==> flow/design.v <==
module alu_top (
    input clk,
    input [15:0] a,
    input [15:0] b,
    input [5:0] alufn,
    input fail,
    output reg z,
    output reg v,
    output reg n,
    output reg [15:0] out
  );
  reg [15:0] a_q;
  reg [15:0] b_q;
  reg [5:0] alufn_q;
  reg fail_q;
  wire alu_z;
  wire alu_v;
  wire alu_n;
  wire [15:0] alu_out;
  alu_13 alu (
    .a(a_q),
    .b(b_q),
    .alufn(alufn_q),
    .fail(fail_q),
    .z(alu_z),
    .v(alu_v),
    .n(alu_n),
    .out(alu_out)
  );
  always @(posedge clk) begin
    a_q <= a;
    b_q <= b;
    alufn_q <= alufn;
    fail_q <= fail;
    z <= alu_z;
    v <= alu_v;
    n <= alu_n;
    out <= alu_out;
  end
endmodule

module adder16_15 (
    input [5:0] alufn,
    input [15:0] a,
    input [15:0] b,
    output reg z,
    output reg v,
    output reg n,
    output reg [15:0] addOUT
  );
  reg [15:0] out;
  always @* begin
    out = $signed(a) + $signed(b ^ {5'h10{alufn[0+0-:1]}}) + alufn[0+0-:1];
    addOUT = out;
    z = (~|out);
    v = (a[15+0-:1] & (b[15+0-:1] ^ alufn[0+0-:1]) & ~out[15+0-:1]) | (~a[15+0-:1] & ~(b[15+0-:1] ^ alufn[0+0-:1]) & out[15+0-:1]);
    n = out[15+0-:1];
  end
endmodule
module bool16_16 (
    input [5:0] alufn,
    input [15:0] a,
    input [15:0] b,
    output reg [15:0] boolOUT
  );
  always @* begin
    case (alufn[0+3-:4])
      4'h6: begin
        boolOUT = a ^ b;
      end
      4'h8: begin
        boolOUT = a & b;
      end
      4'ha: begin
        boolOUT = a;
      end
      4'he: begin
        boolOUT = a | b;
      end
      default: begin
        boolOUT = 1'h0;
      end
    endcase
  end
endmodule
module shift16_17 (
    input [5:0] alufn,
    input [15:0] a,
    input [15:0] b,
    output reg [15:0] shiftOUT
  );
  always @* begin
    case (alufn[0+1-:2])
      2'h0: begin
        shiftOUT = a << b;
      end
      2'h1: begin
        shiftOUT = a >> b;
      end
      2'h3: begin
        shiftOUT = $signed(a) >>> $signed(b);
      end
      default: begin
        shiftOUT = a;
      end
    endcase
  end
endmodule
module cmp16_18 (
    input [5:0] alufn,
    input z,
    input v,
    input n,
    output reg [15:0] compOUT
  );
  always @* begin
    case (alufn[1+1-:2])
      2'h1: begin
        compOUT = {15'h0000, z};
      end
      2'h2: begin
        compOUT = {15'h0000, v ^ n};
      end
      2'h3: begin
        compOUT = {15'h0000, z | (v ^ n)};
      end
      default: begin
        compOUT = 1'h0;
      end
    endcase
  end
endmodule
module muldiv16_19 (
    input [5:0] alufn,
    input [15:0] a,
    input [15:0] b,
    output reg z,
    output reg v,
    output reg n,
    output reg [15:0] muldivOUT
  );
  reg [31:0] out;
  always @* begin
    case (alufn[1+1-:2])
      2'h1: begin
        out = $signed(a) * $signed(b);
        z = (~|(out[0+15-:16]));
        if (a != 1'h0 && $signed(out[0+15-:16]) / $signed(a) != $signed(b)) begin
          v = 1'h1;
        end else begin
          v = 1'h0;
        end
        n = a[15+0-:1] ^ b[15+0-:1];
      end
      2'h2: begin
        if (b == 1'h0) begin
          out = 1'h0;
          z = 1'h0;
          v = 1'h0;
          n = 1'h0;
        end else begin
          out = $signed(a) / $signed(b);
          z = (~|(out[0+15-:16]));
          n = a[15+0-:1] ^ b[15+0-:1];
          v = 1'h0;
        end
      end
      2'h3: begin
        if (b == 1'h0) begin
          out = 1'h0;
          z = 1'h0;
          v = 1'h0;
          n = 1'h0;
        end else begin
          out = a - (a / b * b);
          z = (~|(out[0+15-:16]));
          n = out[15+0-:1];
          v = 1'h0;
        end
      end
      default: begin
        out = 1'h0;
        z = 1'h0;
        v = 1'h0;
        n = 1'h0;
      end
    endcase
    muldivOUT = out[0+15-:16];
  end
endmodule
module alu_13 (
    input [15:0] a,
    input [15:0] b,
    input [5:0] alufn,
    input fail,
    output reg z,
    output reg v,
    output reg n,
    output reg [15:0] out
  );
  wire [1-1:0] M_adder16_z;
  wire [1-1:0] M_adder16_v;
  wire [1-1:0] M_adder16_n;
  wire [16-1:0] M_adder16_addOUT;
  reg [6-1:0] M_adder16_alufn;
  reg [16-1:0] M_adder16_a;
  reg [16-1:0] M_adder16_b;
  adder16_15 adder16 (
    .alufn(M_adder16_alufn),
    .a(M_adder16_a),
    .b(M_adder16_b),
    .z(M_adder16_z),
    .v(M_adder16_v),
    .n(M_adder16_n),
    .addOUT(M_adder16_addOUT)
  );
  wire [16-1:0] M_bool16_boolOUT;
  reg [6-1:0] M_bool16_alufn;
  reg [16-1:0] M_bool16_a;
  reg [16-1:0] M_bool16_b;
  bool16_16 bool16 (
    .alufn(M_bool16_alufn),
    .a(M_bool16_a),
    .b(M_bool16_b),
    .boolOUT(M_bool16_boolOUT)
  );
  wire [16-1:0] M_shift16_shiftOUT;
  reg [6-1:0] M_shift16_alufn;
  reg [16-1:0] M_shift16_a;
  reg [16-1:0] M_shift16_b;
  shift16_17 shift16 (
    .alufn(M_shift16_alufn),
    .a(M_shift16_a),
    .b(M_shift16_b),
    .shiftOUT(M_shift16_shiftOUT)
  );
  wire [16-1:0] M_cmp16_compOUT;
  reg [6-1:0] M_cmp16_alufn;
  reg [1-1:0] M_cmp16_z;
  reg [1-1:0] M_cmp16_v;
  reg [1-1:0] M_cmp16_n;
  cmp16_18 cmp16 (
    .alufn(M_cmp16_alufn),
    .z(M_cmp16_z),
    .v(M_cmp16_v),
    .n(M_cmp16_n),
    .compOUT(M_cmp16_compOUT)
  );
  wire [1-1:0] M_muldiv16_z;
  wire [1-1:0] M_muldiv16_v;
  wire [1-1:0] M_muldiv16_n;
  wire [16-1:0] M_muldiv16_muldivOUT;
  reg [6-1:0] M_muldiv16_alufn;
  reg [16-1:0] M_muldiv16_a;
  reg [16-1:0] M_muldiv16_b;
  muldiv16_19 muldiv16 (
    .alufn(M_muldiv16_alufn),
    .a(M_muldiv16_a),
    .b(M_muldiv16_b),
    .z(M_muldiv16_z),
    .v(M_muldiv16_v),
    .n(M_muldiv16_n),
    .muldivOUT(M_muldiv16_muldivOUT)
  );
  reg [15:0] outT;
  always @* begin
    M_adder16_alufn = alufn;
    M_adder16_a = a;
    M_adder16_b = b;
    z = M_adder16_z;
    v = M_adder16_v;
    n = M_adder16_n;
    M_bool16_alufn = alufn;
    M_bool16_a = a;
    M_bool16_b = b;
    M_shift16_alufn = alufn;
    M_shift16_a = a;
    M_shift16_b = b;
    M_cmp16_alufn = alufn;
    M_cmp16_z = M_adder16_z;
    M_cmp16_v = M_adder16_v;
    M_cmp16_n = M_adder16_n;
    M_muldiv16_alufn = alufn;
    M_muldiv16_a = a;
    M_muldiv16_b = b;
    case (alufn[4+1-:2])
      2'h0: begin
        if (alufn[1+1-:2] == 2'h0) begin
          outT = M_adder16_addOUT;
        end else begin
          outT = M_muldiv16_muldivOUT;
          z = M_muldiv16_z;
          v = M_muldiv16_v;
          n = M_muldiv16_n;
        end
      end
      2'h1: begin
        outT = M_bool16_boolOUT;
      end
      2'h2: begin
        outT = M_shift16_shiftOUT;
      end
      2'h3: begin
        outT = M_cmp16_compOUT;
      end
    endcase
    out = outT ^ fail;
  end
endmodule
* From RTL to reports: alu_top
What the tools print for alu_top, step after step.
Line numbers count from 1 in the design file above.
Cell names lack the library's common part.
Not given: n/a
- Top :: alu_top
- Clock port :: clk
- Library :: sky130hd
- Timing corner :: tt_025C_1v80

* Word-level counts
Yosys after proc, flatten, opt, wreduce and memory -nomap, before mapping. Enables and synchronous resets that opt folds into registers are not counted as muxes. Memory bits, and registers merged into a memory's read port (data or address), are not among the register bits. Print and check cells are not counted.
- Bits in registers :: 58
- Input bits :: 40
- Word-level cells :: 86
- Output and inout bits :: 19
- Divide/modulo/power cells :: 3
- Multipliers :: 2
- Equal/unequal tests :: 13
- Reductions and logical operators :: 15
- Multiplexer cells :: 22
- $add $sub $neg :: 3
- Bitwise logic cells :: 17
- Shift-type cells :: 3
** Operators by type and width (number)
- divider 32 x 32 -> 32 bit :: 1
- divider 16 x 16 -> 32 bit :: 1
- multiplier 32 x 16 -> 16 bit :: 1
- divider 16 x 16 -> 16 bit :: 1
- multiplier 16 x 16 -> 16 bit :: 1
- parallel mux 16 bit (select 4 bit) :: 2
- parallel mux 16 bit (select 3 bit) :: 2
- OR reduction 16 bit :: 4
- two-way mux 16 bit :: 3
- XOR 16 bit :: 2
- adder 16 x 1 -> 16 bit :: 1
- XOR 16 x 1 -> 16 bit :: 1
- adder 16 bit :: 1
- subtractor 16 bit :: 1
- != test 16 bit :: 1
- AND 16 bit :: 1
- OR 16 bit :: 1
- << shifter 16 x 16 -> 16 bit :: 1
- >> shifter 16 x 16 -> 16 bit :: 1
- >>> shifter 16 x 16 -> 16 bit :: 1
- zero test 16 bit :: 1
- nonzero test 16 bit :: 1
- == test 4 bit (second input constant) :: 3
- == test 2 bit (second input constant) :: 5
- parallel mux 1 bit (select 3 bit) :: 3
- two-way mux 1 bit :: 9
- == test 2 x 1 -> 1 bit (second input constant) :: 3
- zero test 2 bit :: 3
Not listed: further kinds 9, cells in them 22.

* Longest topological paths
Longest topological path by Yosys (ltp), each cell counted once; first at word level (registers and memories cut), then after technology mapping (sequential cells cut; the memories' decode and read muxes count).
- Word-level depth :: 11
- ABC_AREA :: 0
- Gate-level depth with buffers :: 410
- Gate-level depth less buffers :: 372

* After synthesis
Yosys stat after the flow's synthesis: flattened, memories mapped to cells. It holds for the ABC_AREA given above (unset counts as 0); a run with the other value may have another netlist.
The area totals of this step are shown rounded.
** Cell types
- ha_1 :: number 703, total area 8.8E+03 um^2
- fa_1 :: number 177, total area 3.54E+03 um^2
- xnor2_1 :: number 267, total area 2.34E+03 um^2
- nand2_1 :: number 617, total area 2.32E+03 um^2
- a21oi_1 :: number 438, total area 2.19E+03 um^2
- nor2_1 :: number 573, total area 2.15E+03 um^2
- o21ai_0 :: number 365, total area 1.83E+03 um^2
- inv_1 :: number 467, total area 1.75E+03 um^2
- xor2_1 :: number 151, total area 1.32E+03 um^2
- o21a_1 :: number 175, total area 1313.76 um^2
- dfxtp_1 :: number 58, total area 1.16E+03 um^2
- a21o_1 :: number 150, total area 1126.08 um^2
- nor3_1 :: number 209, total area 1.05E+03 um^2
- mux2_2 :: number 59, total area 664.387 um^2
- clkbuf_1 :: number 174, total area 653.126 um^2
- nand3_1 :: number 126, total area 630.605 um^2
- and2_1 :: number 98, total area 613.088 um^2
- mux2i_1 :: number 58, total area 580.557 um^2
Not listed: further types 96, cells in them 1216.
- Cells in the netlist :: 6081
- Cell area after synthesis :: 43280 um^2
- Flip-flops :: 58
- Sequential part of the area :: 1161 um^2
- Buffer cells :: 230
The figures by module come from a second, unflattened synthesis with its own total; it is not the netlist above.
- Cell total of the unflattened synthesis :: 6256
- Area total of the unflattened synthesis :: 45560 um^2
Each row is one instance without its submodules.
** Modules
- muldiv16_19 :: area 38920 um^2, sequential area 0.0 um^2, times used 1, cells 5514
- shift16_17 :: area 2609 um^2, sequential area 0.0 um^2, times used 1, cells 348
- alu_top :: area 1161 um^2, sequential area 1161 um^2, times used 1, cells 58
- adder16_15 :: area 1028 um^2, sequential area 0.0 um^2, times used 1, cells 130
- bool16_16 :: area 1005 um^2, sequential area 0.0 um^2, times used 1, cells 138
- alu_13 :: area 706.9 um^2, sequential area 0.0 um^2, times used 1, cells 50
- cmp16_18 :: area 133.9 um^2, sequential area 0.0 um^2, times used 1, cells 18

* Worst setup path after synthesis
Source: OpenSTA report_checks on the synthesized netlist (no wires, ideal clock, input and output delay 20% of the period each), path of least setup slack; recovery checks are left aside. Register names are those of the netlist, which keeps one name where synthesis merged equal registers.
- Kind :: register to register
- Start point :: register alufn_q[5]
- End point :: register out[15]
- Required time :: 79909 ps
- Launch time at the first pin :: 0 ps
- Library setup time :: 91 ps
- Path buffers :: 49
- Delay of the path :: 80846 ps
- Slack :: -847 ps
- Period :: 80000 ps
- Driving pins on the path :: 370
- Arrival :: 80755 ps
- Synthesis period reached :: 80847 ps
"delay of the path" = arrival - input delay + setup time.
"driving pins on the path" counts driving pins, that of a launching flip-flop among them; a cell with two outputs on the path counts twice.
"synthesis period reached" is the clock period less the worst setup slack; recovery checks do not enter. This is arithmetic on one report: input and output delays are still those of the set period (20% each).
- Cells stage by stage :: dfxtp_1 buf_2 nor4b_4 clkbuf_1 clkbuf_1 buf_1 buf_1 clkbuf_1 nor2_1 a21o_1 inv_1 ha_1 nor4_1 xnor2_1 ha_1 o21ai_0 and2_1 or2_2 [334 not listed] fa_1 inv_1 fa_1 inv_1 ha_1 or2_2 a21oi_1 a31oi_1 a21o_1 a21oi_1 o21ai_0 xor2_1 xnor3_1 xnor3_1 xnor2_1 xnor3_1 o31a_1 a311oi_1
- Elaborated cells between the ends (all ways) :: 6
- Source lines of those cells :: 2
- Those cells by class :: eq/ne (3); mux (1); logic (1); reduce/logical (1)
** Ends and longest elaborated chain, after synthesis
- start: declaration :: RTL line 14 : reg [5:0] alufn_q;
- start: assignment :: RTL line 33 : alufn_q <= alufn;
- end: assignment :: RTL line 38 : out <= alu_out;
- end: declaration :: RTL line 10 : output reg [15:0] out
No chain of elaborated cells between the ends is given.

* Worst path after layout
Path of least setup slack in the final report of run 1 (OpenROAD, finished layout, wires in). Where an end is a register, its clock arrival counts in the times.
The report prints the path's times to 10 ps; the period is as set.
- Kind :: register to register
- Start point :: register b_q[13]
- End point :: register out[15]
- Required time :: 78090 ps
- Slack :: 7270 ps
- Launch time at the first pin :: 370 ps
- Arrival :: 70820 ps
- Driving pins on the path :: 329
- Path buffers :: 25
- Period :: 77800 ps
- Library setup time :: 90 ps
- Cells stage by stage :: dfxtp_2 clkinv_1 o21ai_0 a21oi_1 o41a_1 a2111oi_4 nand2_2 nor3_4 ha_1 o21a_1 o21a_1 o21ai_2 nor2b_4 or3_1 o41ai_2 and3_1 ha_1 o21a_1 [293 not listed] fa_1 fa_1 fa_1 fa_1 fa_1 fa_2 xor2_1 xnor2_1 xnor2_1 xnor2_1 xnor2_1 xnor2_1 xnor3_1 xnor3_1 xnor2_2 xnor3_2 o31a_1 a311oi_1
** Ends and longest elaborated chain, post-layout
- start: declaration :: RTL line 13 : reg [15:0] b_q;
- start: assignment :: RTL line 32 : b_q <= b;
- end: assignment :: RTL line 38 : out <= alu_out;
- end: declaration :: RTL line 10 : output reg [15:0] out
No chain of elaborated cells between the ends is given.

Hand-over note for alu_top

Record of 4 stored runs of the RTL-to-layout flow on alu_top, platform sky130hd. The runs are unordered. Constraints: input delay and output delay 20% of the set period each, output load 0.01 pF.
By "achieved clock period" is meant the clock period of the run minus its worst setup slack. This is arithmetic on one report: input and output delays are still those of the set period (20% each).
"critical setup path time": the worst setup path's part of the clock period (all of it between registers, 20% less for each end at a port) less its slack. A launch clock that arrives late makes it longer, a capture clock that arrives late makes it shorter.
"critical setup path time" is given in steps of 10 ps.
The results are shown rounded.

** Run 1
- Settings :: SETUP_SLACK_MARGIN=5.0; period_ns=77.8; CAP_MARGIN=20; CORE_MARGIN=2; CORE_UTILIZATION=40; SLEW_MARGIN=20
- Overall die area :: 110900 um^2
- Utilization of the finished layout :: 49.2 %
- Critical setup path time :: 70530 ps
- Worst path kind :: register to register
- Cell area after synthesis :: 43280 um^2
- Achieved clock period :: 70528 ps
- Worst slack on setup checks :: 7272 ps
- Standard-cell area of the final layout :: 52780 um^2
- Summed negative setup slack :: 0 ps
- Worst hold slack :: 438 ps

** Run 2
- Settings :: ABC_AREA=1; CELL_PAD_IN_SITES_DETAIL_PLACEMENT=2; CELL_PAD_IN_SITES_GLOBAL_PLACEMENT=3; CORE_ASPECT_RATIO=1.09; CORE_MARGIN=10; CORE_UTILIZATION=54; CTS_CLUSTER_SIZE=34; GPL_ROUTABILITY_DRIVEN=1; PLACE_DENSITY_LB_ADDON=0.0; SLEW_MARGIN=10; period_ns=139.0; CAP_MARGIN=20
- Outcome :: did not finish, placement stopped with FLW-0024

** Run 3
- Settings :: ABC_AREA=1; CAP_MARGIN=25; CELL_PAD_IN_SITES_DETAIL_PLACEMENT=2; CELL_PAD_IN_SITES_GLOBAL_PLACEMENT=2; CORE_ASPECT_RATIO=1.89; CORE_UTILIZATION=22; CTS_CLUSTER_DIAMETER=395; CTS_CLUSTER_SIZE=45; HOLD_SLACK_MARGIN=0.01; MAX_ROUTING_LAYER=met5; PLACE_DENSITY_LB_ADDON=0.16; SLEW_MARGIN=35; period_ns=47.4; CORE_MARGIN=2
- Cell area after synthesis :: 41940 um^2
- Utilization of the finished layout :: 42.3 %
- Worst hold slack :: 434 ps
- Overall die area :: 194300 um^2
- Summed negative setup slack :: -763500 ps
- Worst slack on setup checks :: -42100 ps
- Critical setup path time :: 89500 ps
- Worst path kind :: register to register
- Standard-cell area of the final layout :: 80150 um^2
- Achieved clock period :: 89499 ps

** Run 4
- Settings :: ABC_AREA=1; GPL_TIMING_DRIVEN=0; HOLD_SLACK_MARGIN=0.03; period_ns=80.0; CAP_MARGIN=20; CORE_MARGIN=2; CORE_UTILIZATION=40; SLEW_MARGIN=20
- Critical setup path time :: 76000 ps
- Worst path kind :: register to register
- Standard-cell area of the final layout :: 53430 um^2
- Worst hold slack :: 438 ps
- Worst slack on setup checks :: 4002 ps
- Cell area after synthesis :: 41940 um^2
- Achieved clock period :: 75998 ps
- Utilization of the finished layout :: 51.5 %
- Summed negative setup slack :: 0 ps
- Overall die area :: 107400 um^2

End of note.
